==> flow/design.v <==
module PC(
	input CLK,
	input RST,
	input EN,
	input [15:0] NEXT,
	output reg [15:0] ADDR
);
always @(posedge CLK) begin
	if (RST)
		ADDR <= 16'd0;
	else if (EN)
		ADDR <= NEXT;
end
endmodule
module DECODER(
	input [15:0] COMMAND,
	output reg [3:0] CAL,
	output reg [1:0] MODE,
	output reg [7:0] IM,
	output reg [3:0] REG_A,
	output reg [3:0] REG_B,
	output reg [3:0] REG_O,
	output reg [1:0] REG_O_TYPE,
	output reg [1:0] JUMP_MODE,  
	output reg REG_WRITE,
	output reg [1:0] SEL,  
	output reg MEM_WRITE,
	output reg INOUT_FLAG
);
always @* begin
	CAL = 4'b0000;
	MODE = 2'b10;
	IM = 8'd0;
	REG_A = 4'd0;
	REG_B = 4'd0;
	REG_O = 4'd0;
	REG_O_TYPE = 2'b11;
	JUMP_MODE = 2'b11;
	REG_WRITE = 1'b0;
	SEL = 2'b00;
	MEM_WRITE = 1'b0;
	INOUT_FLAG = 1'b0;
	if (COMMAND[15] == 1) begin
		CAL[3] = 1'b0;
		CAL[2:0] = COMMAND[14:12];
		MODE = 2'b00;
		IM = COMMAND[7:0];
		REG_A = COMMAND[11:8];
		SEL = 2'b10;
		REG_WRITE = 1;
	end
	else if (COMMAND[14] == 1) begin
		CAL = COMMAND[13:10];
		if (COMMAND[9:8] == 2'b00) begin
			MODE = 2'b00;
			REG_A = COMMAND[7:4];
			REG_B = COMMAND[3:0];
			SEL = 2'b00;
			REG_WRITE = 1;
		end
		else if (COMMAND[9:8] == 2'b01) begin
			MODE = 2'b01;
			REG_A = COMMAND[7:4];
			REG_B = COMMAND[3:0];
			SEL = 2'b00;
			REG_WRITE = 0;
		end
		else if (COMMAND[9:8] == 2'b10) begin
			MODE = 2'b10;
			REG_O_TYPE = COMMAND[13:12];
			INOUT_FLAG = COMMAND[11];
			REG_O = COMMAND[7:4];
			REG_A = COMMAND[3:0];
			SEL = 2'b01;
			REG_WRITE = 1;
		end
		else begin
			MODE = 2'b11;
			REG_A = COMMAND[7:4];
			REG_B = COMMAND[3:0];
			SEL = 2'b00;
			REG_WRITE = COMMAND[10];
			MEM_WRITE = ~COMMAND[10];
		end
	end
	else if (COMMAND[12] == 1) begin
		if (COMMAND[7:4] == 4'b0000) begin
			CAL = 4'b0000;
			MODE = 2'b10;
			SEL = 2'b11;
			JUMP_MODE = COMMAND[9:8];
			if (COMMAND[3:0] == 4'b0000) begin
				REG_A = 4'd12;
				REG_B = 4'd13;
			end
			else begin
				REG_A = 4'd14;
				REG_B = 4'd15;
			end
			REG_WRITE = 0;
		end
		else if (COMMAND[7:4] == 4'b0001) begin
			CAL = 4'b1011;
			MODE = 2'b00;
			REG_A = COMMAND[3:0];
			IM = 8'b00000000;
			SEL = 2'b10;
			REG_WRITE = 1;
		end
		else if (COMMAND[7:4] == 4'b0010) begin
			CAL = 4'b0000;
			MODE = 2'b10;
			REG_O_TYPE = 2'b10;
			REG_O = COMMAND[3:0];
			SEL = 2'b01;
			REG_WRITE = 0;
			JUMP_MODE = 2'b10;
		end
	end
end
endmodule
module REG_DC (
	input CLK,
	input EN,
	input [127:0] REG_R,
	input [1:0] SEL,
	input [3:0] REG_A_ADDR,
	input [3:0] REG_B_ADDR,
	input [3:0] REG_O_ADDR,
	input [7:0] IM,
	output reg [7:0] REG_A,
	output reg [7:0] REG_B
 );
 wire [7:0] REG_A_VALUE = REG_R[REG_A_ADDR*8 +: 8];
 wire [7:0] REG_B_VALUE = REG_R[REG_B_ADDR*8 +: 8];
 always @(posedge CLK) begin
	if (EN) begin
		case (SEL)
			2'b00: begin
				REG_A <= REG_A_VALUE;
				REG_B <= REG_B_VALUE;
			end
			2'b01: begin
				REG_A <= {4'b0000, REG_O_ADDR};
				REG_B <= 8'd0;
			end
			2'b10: begin
				REG_A <= REG_A_VALUE;
				REG_B <= IM;
			end
			2'b11: begin
				REG_A <= {4'b0000, REG_B_ADDR};
				REG_B <= 8'd0;
			end
		endcase
	end
 end
 endmodule
module ALU(
	input CLK,
	input RST,
	input EN,
	input KILL,
	input [7:0] IN_A,
	input [7:0] IN_B,
	input [3:0] CAL,
	input [1:0] MODE,
	output [7:0] OUT,
	output C_OUT,
	output reg F_OUT
);
reg [8:0] RESULT;
assign C_OUT = RESULT[8];
assign OUT = RESULT[7:0];
wire C_IN = RESULT[8];
always @(posedge CLK) begin
	if (RST) begin
		RESULT <= 9'd0;
		F_OUT <= 1'b0;
	end
	else if (EN) begin
		if (KILL) begin
			RESULT <= 9'd0;
			F_OUT <= 1'b0;
		end
		else begin
			case (MODE)
				2'b00: begin
					case (CAL)
						4'b0000: RESULT <= IN_A + IN_B;
						4'b0001: RESULT <= IN_A - IN_B;
						4'b0010: RESULT <= $signed(IN_A) * $signed(IN_B);
						4'b0011: RESULT <= IN_A << IN_B;
						4'b0100: RESULT <= IN_A >> IN_B;
						4'b0101: RESULT <= IN_A & IN_B;
						4'b0110: RESULT <= IN_A | IN_B;
						4'b0111: RESULT <= IN_A ^ IN_B;
						4'b1000: RESULT <= $unsigned(IN_A) * $unsigned(IN_B);
						4'b1001: RESULT <= IN_A + IN_B + C_IN;
						4'b1010: RESULT <= IN_A - IN_B - C_IN;
						4'b1011: RESULT <= ~IN_A;
						default: RESULT <= 9'b000000000;
					endcase
					F_OUT <= 0;
				end
				2'b01: begin
					case (CAL)
						4'b0000: F_OUT <= IN_A == IN_B;
						4'b0001: F_OUT <= IN_A != IN_B;
						4'b0010: F_OUT <= IN_A < IN_B;
						4'b0011: F_OUT <= IN_A > IN_B;
						4'b0100: F_OUT <= IN_A <= IN_B;
						4'b0101: F_OUT <= IN_A >= IN_B;
						default: F_OUT <= 0;
					endcase
					RESULT <= 9'b000000000;
				end
				default: begin
					F_OUT <= 0;
					RESULT <= {1'b0, IN_A};
				end
			endcase
		end
	end
end
endmodule
module MEM(
	input CLK,
	input EN,
	input KILL,
	input [7:0] REG_A,
	input [7:0] REG_B,
	input [7:0] ADDR,
	input [1:0] MODE,
	input MEM_WRITE,
	output reg [7:0] Q
);
reg [7:0] MEM [255:0];
always @(posedge CLK) begin
	if (EN) begin
		if (MODE == 2'b11) begin
			if (MEM_WRITE) begin
				if (!KILL)
					MEM[REG_B] <= REG_A;
			end
			else
				Q <= MEM[REG_B];
		end
		else
			Q <= ADDR;
	end
end
endmodule
module REG_WB(
	input CLK,
	input RST,
	input EN,
	input REG_WRITE,
	input F_FLAG,
	input INOUT_FLAG,
	input [7:0] INT_FLAG_OUT,
	input [15:0] PC,
	input [3:0] REG_A_ADDR,
	input [1:0] MODE,
	input [1:0] JUMP_MODE,
	input [1:0] REG_O_TYPE,
	input [7:0] DATA,
	input [31:0] INPUT,
	output reg [15:0] NEXT,
	output [127:0] REG_R_OUT,
	output [63:0] REG_IO_OUT,
	output [63:0] REG_INT_FLAG_OUT,
	output INT_PROCESS
);
reg [7:0]  REG_R  [15:0];
reg [7:0]  REG_IO [7:0];
reg [23:0] REG_INT [7:0];
reg INT_FLAG;
reg [15:0] INT_PREV_PC;
assign INT_PROCESS = INT_FLAG;
genvar g;
generate
	for (g = 0; g < 16; g = g + 1) begin : gen_r
		assign REG_R_OUT[g*8 +: 8] = REG_R[g];
	end
	for (g = 0; g < 8; g = g + 1) begin : gen_io
		assign REG_IO_OUT[g*8 +: 8] = REG_IO[g];
		assign REG_INT_FLAG_OUT[g*8 +: 8] = REG_INT[g][23:16];
	end
endgenerate
wire [7:0] IO_READ = DATA[2] ? INPUT[DATA[1:0]*8 +: 8] : REG_IO[DATA[2:0]];
integer i;
always @(posedge CLK) begin
	if (RST) begin
		NEXT <= 16'd0;
		INT_FLAG <= 1'b0;
		INT_PREV_PC <= 16'd0;
		for (i = 0; i < 16; i = i + 1)
			REG_R[i] <= 8'd0;
		for (i = 0; i < 8; i = i + 1) begin
			REG_IO[i] <= 8'd0;
			REG_INT[i] <= 24'd0;
		end
	end
	else if (EN) begin
		if ((INT_FLAG_OUT != 8'b0) & !INT_FLAG) begin
			INT_FLAG <= 1;
			if (INT_FLAG_OUT[0])
				NEXT <= REG_INT[0][15:0];
			else if (INT_FLAG_OUT[1])
				NEXT <= REG_INT[1][15:0];
			else if (INT_FLAG_OUT[2])
				NEXT <= REG_INT[2][15:0];
			else if (INT_FLAG_OUT[3])
				NEXT <= REG_INT[3][15:0];
			else if (INT_FLAG_OUT[4])
				NEXT <= REG_INT[4][15:0];
			else if (INT_FLAG_OUT[5])
				NEXT <= REG_INT[5][15:0];
			else if (INT_FLAG_OUT[6])
				NEXT <= REG_INT[6][15:0];
			else
				NEXT <= REG_INT[7][15:0];
			INT_PREV_PC <= PC;
		end
		else if (REG_WRITE) begin
			case (MODE)
				2'b00: REG_R[REG_A_ADDR] <= DATA;
				2'b11: REG_R[REG_A_ADDR] <= DATA;
				2'b10: begin
					REG_IO[4] <= INPUT[7:0];
					REG_IO[5] <= INPUT[15:8];
					REG_IO[6] <= INPUT[23:16];
					REG_IO[7] <= INPUT[31:24];
					case (REG_O_TYPE)
						2'b00: begin
							if (INOUT_FLAG)
								REG_R[REG_A_ADDR] <= IO_READ;
							else
								REG_IO[DATA[2:0]] <= REG_R[REG_A_ADDR];
						end
						2'b01: begin
							if (REG_A_ADDR == 4'd0) begin
								REG_INT[DATA[2:0]][15:8] <= REG_R[12];
								REG_INT[DATA[2:0]][7:0] <= REG_R[13];
							end
							else begin
								REG_INT[DATA[2:0]][15:8] <= REG_R[14];
								REG_INT[DATA[2:0]][7:0] <= REG_R[15];
							end
						end
						2'b10: REG_INT[DATA[2:0]][23:16] <= REG_R[REG_A_ADDR];
						default: ;
					endcase
				end
				default: ;
			endcase
			NEXT <= PC + 16'b1;
		end
		else begin
			case (JUMP_MODE)
				2'b00: begin
					NEXT[15:8] <= REG_R[REG_A_ADDR];
					NEXT[7:0] <= REG_R[DATA[3:0]];
				end
				2'b01: begin
					if (F_FLAG) begin
						NEXT[15:8] <= REG_R[REG_A_ADDR];
						NEXT[7:0] <= REG_R[DATA[3:0]];
					end
					else
						NEXT <= PC + 16'b1;
				end
				2'b10: begin
					NEXT <= INT_PREV_PC;
					INT_FLAG <= 0;
				end
				default: NEXT <= PC + 16'b1;
			endcase
		end
	end
end
endmodule
module INPUT_INT(
	input CLK,
	input RST,
	input EN,
	input [7:0] INPUT,
	input [7:0] REG_INT,
	output reg INT_FLAG
);
reg [7:0] PREV_INPUT;
always @(posedge CLK) begin
	if (RST) begin
		INT_FLAG <= 1'b0;
		PREV_INPUT <= 8'd0;
	end
	else if (EN) begin
		if (REG_INT[1:0] == 2'b01)
			INT_FLAG <= |(~PREV_INPUT & INPUT);
		else if (REG_INT[1:0] == 2'b11)
			INT_FLAG <= |(PREV_INPUT & ~INPUT);
		else
			INT_FLAG <= 0;
		PREV_INPUT <= INPUT;
	end
end
endmodule
module TIMER_INT(
	input CLK,
	input RST,
	input EN,
	input [7:0] REG_INT,
	output reg INT_FLAG
);
reg [5:0] TIMER_COUNT;
reg [9:0] CNT;
wire CLK_TIMER = CNT == 10'd999;
always @(posedge CLK) begin
	if (RST) begin
		INT_FLAG <= 1'b0;
		TIMER_COUNT <= 6'd0;
		CNT <= 10'd0;
	end
	else if (EN) begin
		if (REG_INT[0] & (REG_INT[7:2] == TIMER_COUNT) & CLK_TIMER) begin
			INT_FLAG <= 1;
			TIMER_COUNT <= 6'b0;
		end
		else if (CLK_TIMER) begin
			TIMER_COUNT <= TIMER_COUNT + 6'b1;
		end
		else
			INT_FLAG <= 0;
		if (CNT == 10'd999)
			CNT <= 10'd0;
		else
			CNT <= CNT + 10'd1;
	end
end
endmodule
module AYUMU(
	input CLK,
	input RST,
	input [31:0] INPUT,
	output [31:0] OUTPUT,
	output [15:0] IADDR,
	input [15:0] IDATA
);
reg [4:0] CLKS;
always @(posedge CLK) begin
	if (RST)
		CLKS <= 5'b00001;
	else begin
		case (CLKS)
			5'b00001: CLKS <= 5'b00010;
			5'b00010: CLKS <= 5'b00100;
			5'b00100: CLKS <= 5'b01000;
			5'b01000: CLKS <= 5'b10000;
			5'b10000: CLKS <= 5'b00001;
			default: CLKS <= 5'b00001;
		endcase
	end
end
wire EN_DC  = CLKS[0];
wire EN_EX  = CLKS[1];
wire EN_MEM = CLKS[2];
wire EN_WB  = CLKS[3];
wire EN_FT  = CLKS[4];
reg F_FLAG;
always @(posedge CLK) begin
	if (RST)
		F_FLAG <= 1'b0;
	else if (EN_EX)
		F_FLAG <= F_OUT;
end
wire [15:0] NEXT;
wire [15:0] ADDR;
wire [15:0] COMMAND;
wire [3:0] CAL;
wire [1:0] MODE;
wire [7:0] IM;
wire [3:0] REG_A_ADDR;
wire [3:0] REG_B_ADDR;
wire [3:0] REG_O_ADDR;
wire [1:0] REG_O_TYPE;
wire [1:0] JUMP_MODE;
wire REG_WRITE;
wire [1:0] SEL;
wire MEM_WRITE;
wire INOUT_FLAG;
wire [127:0] REG_R;
wire [63:0] REG_IO;
wire [63:0] REG_INT;
wire [7:0] REG_A;
wire [7:0] REG_B;
wire [7:0] INT_FLAG_OUT;
wire [7:0] ALU_OUT;
wire C_OUT;
wire F_OUT;
wire [7:0] DATA;
wire INT_PROCESS;
wire INT_TAKE = (INT_FLAG_OUT != 8'b0) & !INT_PROCESS;
assign OUTPUT[31:0] = REG_IO[31:0];
assign IADDR = ADDR;
assign COMMAND = IDATA;
PC PC(.CLK(CLK), .RST(RST), .EN(EN_FT), .NEXT(NEXT), .ADDR(ADDR));
DECODER DECODER(.COMMAND(COMMAND), .CAL(CAL), .MODE(MODE), .IM(IM), .REG_A(REG_A_ADDR), .REG_B(REG_B_ADDR),
															 .REG_O(REG_O_ADDR), .REG_O_TYPE(REG_O_TYPE), .JUMP_MODE(JUMP_MODE), .REG_WRITE(REG_WRITE),
															 .SEL(SEL), .MEM_WRITE(MEM_WRITE), .INOUT_FLAG(INOUT_FLAG));
REG_DC REG_DC(.CLK(CLK), .EN(EN_DC), .REG_R(REG_R), .SEL(SEL), .REG_A_ADDR(REG_A_ADDR),
													.REG_B_ADDR(REG_B_ADDR), .REG_O_ADDR(REG_O_ADDR), .IM(IM), .REG_A(REG_A), .REG_B(REG_B));
ALU ALU(.CLK(CLK), .RST(RST), .EN(EN_EX), .KILL(INT_TAKE), .IN_A(REG_A), .IN_B(REG_B), .CAL(CAL), .MODE(MODE), .OUT(ALU_OUT), .C_OUT(C_OUT), .F_OUT(F_OUT));
MEM MEM(.CLK(CLK), .EN(EN_MEM), .KILL(INT_TAKE), .REG_A(REG_A), .REG_B(REG_B), .ADDR(ALU_OUT), .MODE(MODE), .MEM_WRITE(MEM_WRITE), .Q(DATA));
REG_WB REG_WB(.CLK(CLK), .RST(RST), .EN(EN_WB), .REG_WRITE(REG_WRITE), .F_FLAG(F_FLAG), .INOUT_FLAG(INOUT_FLAG), .INT_FLAG_OUT(INT_FLAG_OUT), .PC(ADDR), .REG_A_ADDR(REG_A_ADDR), .MODE(MODE),
													  .JUMP_MODE(JUMP_MODE), .REG_O_TYPE(REG_O_TYPE), .DATA(DATA), .INPUT(INPUT), .NEXT(NEXT), .REG_R_OUT(REG_R), .REG_IO_OUT(REG_IO), .REG_INT_FLAG_OUT(REG_INT), .INT_PROCESS(INT_PROCESS));
INPUT_INT INPUT_0(.CLK(CLK), .RST(RST), .EN(EN_WB), .INPUT(INPUT[7:0]), .REG_INT(REG_INT[7:0]), .INT_FLAG(INT_FLAG_OUT[0]));
INPUT_INT INPUT_1(.CLK(CLK), .RST(RST), .EN(EN_WB), .INPUT(INPUT[15:8]), .REG_INT(REG_INT[15:8]), .INT_FLAG(INT_FLAG_OUT[1]));
INPUT_INT INPUT_2(.CLK(CLK), .RST(RST), .EN(EN_WB), .INPUT(INPUT[23:16]), .REG_INT(REG_INT[23:16]), .INT_FLAG(INT_FLAG_OUT[2]));
INPUT_INT INPUT_3(.CLK(CLK), .RST(RST), .EN(EN_WB), .INPUT(INPUT[31:24]), .REG_INT(REG_INT[31:24]), .INT_FLAG(INT_FLAG_OUT[3]));
TIMER_INT TIMER_0 (.CLK(CLK), .RST(RST), .EN(EN_WB), .REG_INT(REG_INT[39:32]), .INT_FLAG(INT_FLAG_OUT[4]));
TIMER_INT TIMER_1 (.CLK(CLK), .RST(RST), .EN(EN_WB), .REG_INT(REG_INT[47:40]), .INT_FLAG(INT_FLAG_OUT[5]));
TIMER_INT TIMER_2 (.CLK(CLK), .RST(RST), .EN(EN_WB), .REG_INT(REG_INT[55:48]), .INT_FLAG(INT_FLAG_OUT[6]));
TIMER_INT TIMER_3 (.CLK(CLK), .RST(RST), .EN(EN_WB), .REG_INT(REG_INT[63:56]), .INT_FLAG(INT_FLAG_OUT[7]));
endmodule
======== Tool chain data of AYUMU ========
The steps from the RTL of AYUMU to its reports follow in flow order.
Lines are those of the file above, counted from 1.
The mark - stands for no value.
inputs
  top module .............................. AYUMU
  clock ................................... CLK
  standard-cell library ................... sky130hd
  library corner .......................... tt_025C_1v80

======== Elaborated design ========
Yosys after proc, flatten, opt, wreduce and memory -nomap, before mapping. Print and check cells are not counted.
Memory sizes are those after Yosys's memory passes, which may raise the word count (mostly to a power of two), join words into wider ones and drop unused or constant bits.
bit counts
  elaborated cells ........................ 488
  bits of input ports ..................... 50
  memory cells ............................ 4
  memory bits (writable) .................. 2432
  output and inout port bits .............. 48
  flip-flop bits (word level) ............. 193
memories
  memory          words  bits a word  line  source
  MEM.MEM         256    8            238   reg [7:0] MEM [255:0];
  REG_WB.REG_INT  8      24           277   reg [23:0] REG_INT [7:0];
  REG_WB.REG_R    16     8            275   reg [7:0]  REG_R  [15:0];
  REG_WB.REG_IO   8      8            276   reg [7:0]  REG_IO [7:0];
cells by class
  reductions and logical operators ........ 37
  shifts and indexed selects .............. 5
  $mul .................................... 2
  magnitude comparators ................... 4
  bitwise gates (word level) .............. 36
  equal/unequal tests ..................... 53
  $add $sub $neg .......................... 13
  multiplexer cells ....................... 302
operator list
  kind                                                  number
  2-to-1 mux 24 bit                                     34
  2-to-1 mux 8 bit                                      82
  variable part select 128 x 8 -> 8 bit                 2
  multiplier 8 x 8 -> 9 bit                             2
  2-to-1 mux 4 bit                                      29
  parallel mux 9 bit (select 12 bit)                    1
  2-to-1 mux 1 bit                                      98
  parallel mux 8 bit (select 3 bit)                     4
  bitwise AND 8 bit                                     9
  inverter 8 bit                                        8
  OR reduction 8 bit                                    8
  2-to-1 mux 2 bit                                      28
  2-to-1 mux 6 bit                                      8
  adder 10 x 1 -> 10 bit (second input constant)        4
  equality test 10 bit (second input constant)          4
  2-to-1 mux 10 bit                                     4
  variable part select 32 x 6 -> 8 bit                  1
  2-to-1 mux 3 bit                                      9
  adder 6 x 1 -> 6 bit (second input constant)          4
  equality test 6 bit                                   4
  equality test 2 bit (second input constant)           11
  AND reduction 2 bit                                   10
  parallel mux 5 bit (select 4 bit)                     1
  equality test 2 x 1 -> 1 bit (second input constant)  9
  parallel mux 9 bit (select 2 bit)                     1
  adder 16 x 1 -> 16 bit (second input constant)        1
  equality test 4 x 3 -> 1 bit (second input constant)  4
  equality test 4 bit (second input constant)           4
Not listed: further kinds 36, cells in them 68.

======== Logic depth ========
Depth = most cells in a row (Yosys ltp): at word level without a register or memory, in the mapped netlist without a sequential cell, where the memories' decode and read muxes count.
logic depth
  depth in word-level cells ............... 15
  ABC_AREA ................................ 0
  gate-level depth with buffers ........... 20
  mapped depth without buffers ............ 18

======== After synthesis ========
Yosys stat after the flow's synthesis: flattened, memories mapped to cells. It holds for the ABC_AREA given above (unset counts as 0); a run with the other value may have another netlist.
mapped netlist
  standard cells after synthesis .......... 6659
  cell area after synthesis ............... 112684.3 um2
  buffer cells ............................ 402
  area of sequential cells ................ 76533.4 um2
  flip-flops .............................. 2609
cells by type
  cell                       number  area in all (um2)
  sky130_fd_sc_hd__edfxtp_1  2428    7.29E+04
  sky130_fd_sc_hd__mux4_2    676     1.52E+04
  sky130_fd_sc_hd__dfxtp_1   181     3.62E+03
  sky130_fd_sc_hd__nor2_1    860     3.23E+03
  sky130_fd_sc_hd__mux2i_1   312     3.12E+03
  sky130_fd_sc_hd__nand2_1   264     990.95
  sky130_fd_sc_hd__a21oi_1   173     865.83
  sky130_fd_sc_hd__ha_1      69      863.328
  sky130_fd_sc_hd__fa_1      33      660.634
  sky130_fd_sc_hd__clkbuf_1  175     656.88
  sky130_fd_sc_hd__nand3_1   119     595.571
  sky130_fd_sc_hd__xor2_1    67      586.813
  sky130_fd_sc_hd__xnor2_1   64      560.538
  sky130_fd_sc_hd__buf_6     49      551.779
  sky130_fd_sc_hd__inv_1     147     551.779
  sky130_fd_sc_hd__o21ai_0   91      455.437
  sky130_fd_sc_hd__mux4_1    17      446.678
  sky130_fd_sc_hd__mux2_2    37      416.65
Other cell types: 91; their cells: 897.
By module: a second synthesis without flattening, with its own total; a netlist apart from the flattened one above.
unflattened totals
  cell total of the unflattened synthesis .. 7182
  area (unflattened synthesis) ............ 114767.6 um2
Each row is one instance without its submodules.
modules
  module     seq. area (um2)  area (um2)  cells  instances
  MEM        61739.2          79834.1     3773   1
  REG_WB     12191.7          20548.5     1746   1
  ALU        200.2            4987.3      660    1
  TIMER_INT  340.3            850.8       95     4
  REG_DC     480.5            2778.9      256    1
  INPUT_INT  180.2            450.4       49     4
  DECODER    0.0              590.6       97     1
  PC         320.3            580.6       52     1
  AYUMU      120.1            242.7       22     1

======== Timing after synthesis ========
Source: OpenSTA report_checks on the synthesized netlist (no wires, ideal clock, input and output delay 20% of the period each), path of least setup slack; recovery checks are left aside. Register names are those of the netlist, which keeps one name where synthesis merged equal registers.
timing post-synthesis
  kind .................................... register to register
  start point ............................. reg REG_DC.REG_A[1]
  end point ............................... reg ALU.RESULT[8]
  arrival ................................. 8.086 ns
  launch time at the first pin ............ 0.000 ns
  path buffers ............................ 0
  setup slack ............................. 1.833 ns
  stages on the path ...................... 17
  library setup time ...................... 0.081 ns
  period .................................. 10.0 ns
  data required time ...................... 9.919 ns
  path delay .............................. 8.167 ns
  period reached after synthesis .......... 8.167 ns
"path delay" is the arrival time less input delay plus setup time.
"stages on the path" counts driving pins, that of a launching flip-flop among them; a cell with two outputs on the path counts twice.
"period reached after synthesis" is the clock period less the worst setup slack; recovery checks do not enter. This is arithmetic on one report: input and output delays are still those of the set period (20% each).
A register here has more assigning lines than the two given.
on the way, post-synthesis
  path through ............................ sky130_fd_sc_hd__edfxtp_1 sky130_fd_sc_hd__inv_1 sky130_fd_sc_hd__nor2_1 sky130_fd_sc_hd__inv_1 sky130_fd_sc_hd__fa_1 sky130_fd_sc_hd__fa_1 sky130_fd_sc_hd__fa_1 sky130_fd_sc_hd__fa_1 sky130_fd_sc_hd__inv_1 sky130_fd_sc_hd__ha_1 sky130_fd_sc_hd__a21oi_1 sky130_fd_sc_hd__xnor2_1 sky130_fd_sc_hd__xnor2_1 sky130_fd_sc_hd__xnor2_1 sky130_fd_sc_hd__a31oi_1 sky130_fd_sc_hd__o221a_2 sky130_fd_sc_hd__a41oi_1
RTL lines, path post-synthesis
  what             line  source
  start, declared  131   output reg [7:0] REG_A,
  start, assigned  144   REG_A <= {4'b0000, REG_O_ADDR};
  start, assigned  152   REG_A <= {4'b0000, REG_B_ADDR};
  end, assigned    190   4'b0000: RESULT <= IN_A + IN_B;
  end, assigned    191   4'b0001: RESULT <= IN_A - IN_B;
  end, declared    172   reg [8:0] RESULT;
Chain of elaborated cells between the ends: none given.

======== Worst path after layout ========
From the final timing report of flow run A: the path of least setup slack in the routed layout; clock arrival at registers is part of the times.
timing post-layout
  kind .................................... register to register
  start point ............................. reg REG_DC.REG_B[0]
  end point ............................... reg ALU.RESULT[8]
  library setup time ...................... 0.07 ns
  launch time at the first pin ............ 0.87 ns
  data required time ...................... 5.41 ns
  arrival ................................. 5.24 ns
  period .................................. 4.61 ns
  path buffers ............................ 1
  stages on the path ...................... 19
  setup slack ............................. 0.17 ns
A register here has more assigning lines than the two given.
on the way, post-layout
  path through ............................ sky130_fd_sc_hd__edfxtp_1 sky130_fd_sc_hd__buf_12 sky130_fd_sc_hd__nand2_1 sky130_fd_sc_hd__inv_1 sky130_fd_sc_hd__ha_1 sky130_fd_sc_hd__fa_1 sky130_fd_sc_hd__inv_1 sky130_fd_sc_hd__fa_1 sky130_fd_sc_hd__fa_1 sky130_fd_sc_hd__inv_1 sky130_fd_sc_hd__ha_1 sky130_fd_sc_hd__a21o_1 sky130_fd_sc_hd__a21oi_2 sky130_fd_sc_hd__xnor2_1 sky130_fd_sc_hd__xnor2_1 sky130_fd_sc_hd__xnor2_1 sky130_fd_sc_hd__a31oi_1 sky130_fd_sc_hd__o221a_2 sky130_fd_sc_hd__a41oi_2
RTL lines, path post-layout
  what             line  source
  start, declared  132   output reg [7:0] REG_B
  start, assigned  141   REG_B <= REG_B_VALUE;
  start, assigned  145   REG_B <= 8'd0;
  end, assigned    190   4'b0000: RESULT <= IN_A + IN_B;
  end, assigned    191   4'b0001: RESULT <= IN_A - IN_B;
  end, declared    172   reg [8:0] RESULT;
Chain of elaborated cells between the ends: none given.

Memo
Re: implementation data of AYUMU

Record of 4 stored runs of the RTL-to-layout flow on AYUMU, platform sky130hd. The runs are unordered. Constraints: input delay and output delay 20% of the set period each, output load 0.01 pF.
By "achieved clock period (ns)" is meant the clock period of the run minus its worst setup slack. This is arithmetic on one report: input and output delays are still those of the set period (20% each).
"worst setup path time (ns)" means the part of the period allowed to the worst setup path (the constraints hold back 20% at inputs and 20% at outputs) less its slack; where the path has registers, the arrival times of their clocks count too.
"finish__power__total" rests on the timing tool's default activity at the inputs, not on a simulated workload.

Flow files of flow run A
==> flow/run.sh <==
#!/bin/bash
# the make line also repeats the synthesis and layout settings of config.mk as NAME=value (left out here)
make -C /OpenROAD-flow-scripts/flow DESIGN_CONFIG=/design/flow/config.mk WORK_HOME=/design/flow/orfs CLKGATE_MAP_FILE= finish
==> flow/config.mk <==
export PLATFORM = sky130hd
export DESIGN_NAME = AYUMU
export DESIGN_NICKNAME = AYUMU
export VERILOG_FILES = /design/flow/design.v
export SDC_FILE = /design/flow/constraint.sdc
export NUM_CORES = 4
export LEC_CHECK = 0
export CAP_MARGIN = 20
export CORE_MARGIN = 2
export CORE_UTILIZATION = 40
export SLEW_MARGIN = 20
==> flow/constraint.sdc <==
create_clock -name core_clock -period 4.61 [get_ports {CLK}]
set_input_delay 0.9220 -clock core_clock [delete_from_list [all_inputs] [get_ports {CLK}]]
set_output_delay 0.9220 -clock core_clock [all_outputs]
set_load 0.01 [all_outputs]

report of flow run A
yosys chip area after synthesis (um^2): 112684.3
finish__design__die__area: 285974.0
finish__design__instance__area__stdcell: 130605.0
finish__design__instance__utilization: 0.4667
finish__timing__setup__ws: 0.172
finish__timing__setup__tns: 0.000
finish__timing__hold__ws: 0.415
finish__power__total: 6.098e-02
achieved clock period (ns): 4.438
worst setup path time (ns): 4.44
worst setup path kind: register to register

Flow files of flow run B
==> flow/run.sh <==
#!/bin/bash
# the make line also repeats the synthesis and layout settings of config.mk as NAME=value (left out here)
make -C /OpenROAD-flow-scripts/flow DESIGN_CONFIG=/design/flow/config.mk WORK_HOME=/design/flow/orfs CLKGATE_MAP_FILE= finish
==> flow/config.mk <==
export PLATFORM = sky130hd
export DESIGN_NAME = AYUMU
export DESIGN_NICKNAME = AYUMU
export VERILOG_FILES = /design/flow/design.v
export SDC_FILE = /design/flow/constraint.sdc
export NUM_CORES = 4
export LEC_CHECK = 0
export CAP_MARGIN = 20
export CORE_MARGIN = 2
export CORE_UTILIZATION = 40
export SLEW_MARGIN = 20
==> flow/constraint.sdc <==
create_clock -name core_clock -period 6.9 [get_ports {CLK}]
set_input_delay 1.3800 -clock core_clock [delete_from_list [all_inputs] [get_ports {CLK}]]
set_output_delay 1.3800 -clock core_clock [all_outputs]
set_load 0.01 [all_outputs]

report of flow run B
yosys chip area after synthesis (um^2): 112684.3
finish__design__die__area: 285974.0
finish__design__instance__area__stdcell: 126843.0
finish__design__instance__utilization: 0.4532
finish__timing__setup__ws: 1.515
finish__timing__setup__tns: 0.000
finish__timing__hold__ws: 0.459
finish__power__total: 4.088e-02
achieved clock period (ns): 5.385
worst setup path time (ns): 5.39
worst setup path kind: register to register

Flow files of flow run C
==> flow/run.sh <==
#!/bin/bash
# the make line also repeats the synthesis and layout settings of config.mk as NAME=value (left out here)
make -C /OpenROAD-flow-scripts/flow DESIGN_CONFIG=/design/flow/config.mk WORK_HOME=/design/flow/orfs CLKGATE_MAP_FILE= finish
==> flow/config.mk <==
export PLATFORM = sky130hd
export DESIGN_NAME = AYUMU
export DESIGN_NICKNAME = AYUMU
export VERILOG_FILES = /design/flow/design.v
export SDC_FILE = /design/flow/constraint.sdc
export NUM_CORES = 4
export LEC_CHECK = 0
export ABC_AREA = 0
export CAP_MARGIN = 20
export CORE_ASPECT_RATIO = 1.81
export CORE_MARGIN = 3
export CORE_UTILIZATION = 47
export GPL_TIMING_DRIVEN = 0
export MAX_ROUTING_LAYER = met4
export MIN_ROUTING_LAYER = met2
export PLACE_DENSITY_LB_ADDON = 0.29
export SETUP_SLACK_MARGIN = 1.55
export SLEW_MARGIN = 20
export TNS_END_PERCENT = 50
==> flow/constraint.sdc <==
create_clock -name core_clock -period 8.86 [get_ports {CLK}]
set_input_delay 1.7720 -clock core_clock [delete_from_list [all_inputs] [get_ports {CLK}]]
set_output_delay 1.7720 -clock core_clock [all_outputs]
set_load 0.01 [all_outputs]

report of flow run C
yosys chip area after synthesis (um^2): 112684.3
finish__design__die__area: 245924.0
finish__design__instance__area__stdcell: 128507.0
finish__design__instance__utilization: 0.5395
finish__timing__setup__ws: 1.749
finish__timing__setup__tns: 0.000
finish__timing__hold__ws: 0.456
finish__power__total: 3.316e-02
achieved clock period (ns): 7.111
worst setup path time (ns): 5.34
worst setup path kind: input to register

Flow files of flow run D
==> flow/run.sh <==
#!/bin/bash
# the make line also repeats the synthesis and layout settings of config.mk as NAME=value (left out here)
make -C /OpenROAD-flow-scripts/flow DESIGN_CONFIG=/design/flow/config.mk WORK_HOME=/design/flow/orfs CLKGATE_MAP_FILE= finish
==> flow/config.mk <==
export PLATFORM = sky130hd
export DESIGN_NAME = AYUMU
export DESIGN_NICKNAME = AYUMU
export VERILOG_FILES = /design/flow/design.v
export SDC_FILE = /design/flow/constraint.sdc
export NUM_CORES = 4
export LEC_CHECK = 0
export CAP_MARGIN = 20
export CORE_MARGIN = 2
export CORE_UTILIZATION = 40
export SETUP_SLACK_MARGIN = -0.27
export SLEW_MARGIN = 20
==> flow/constraint.sdc <==
create_clock -name core_clock -period 6.9 [get_ports {CLK}]
set_input_delay 1.3800 -clock core_clock [delete_from_list [all_inputs] [get_ports {CLK}]]
set_output_delay 1.3800 -clock core_clock [all_outputs]
set_load 0.01 [all_outputs]

report of flow run D
yosys chip area after synthesis (um^2): 112684.3
finish__design__die__area: 285974.0
finish__design__instance__area__stdcell: 126810.0
finish__design__instance__utilization: 0.4531
finish__timing__setup__ws: 1.565
finish__timing__setup__tns: 0.000
finish__timing__hold__ws: 0.454
finish__power__total: 4.085e-02
achieved clock period (ns): 5.335
worst setup path time (ns): 3.96
worst setup path kind: input to register
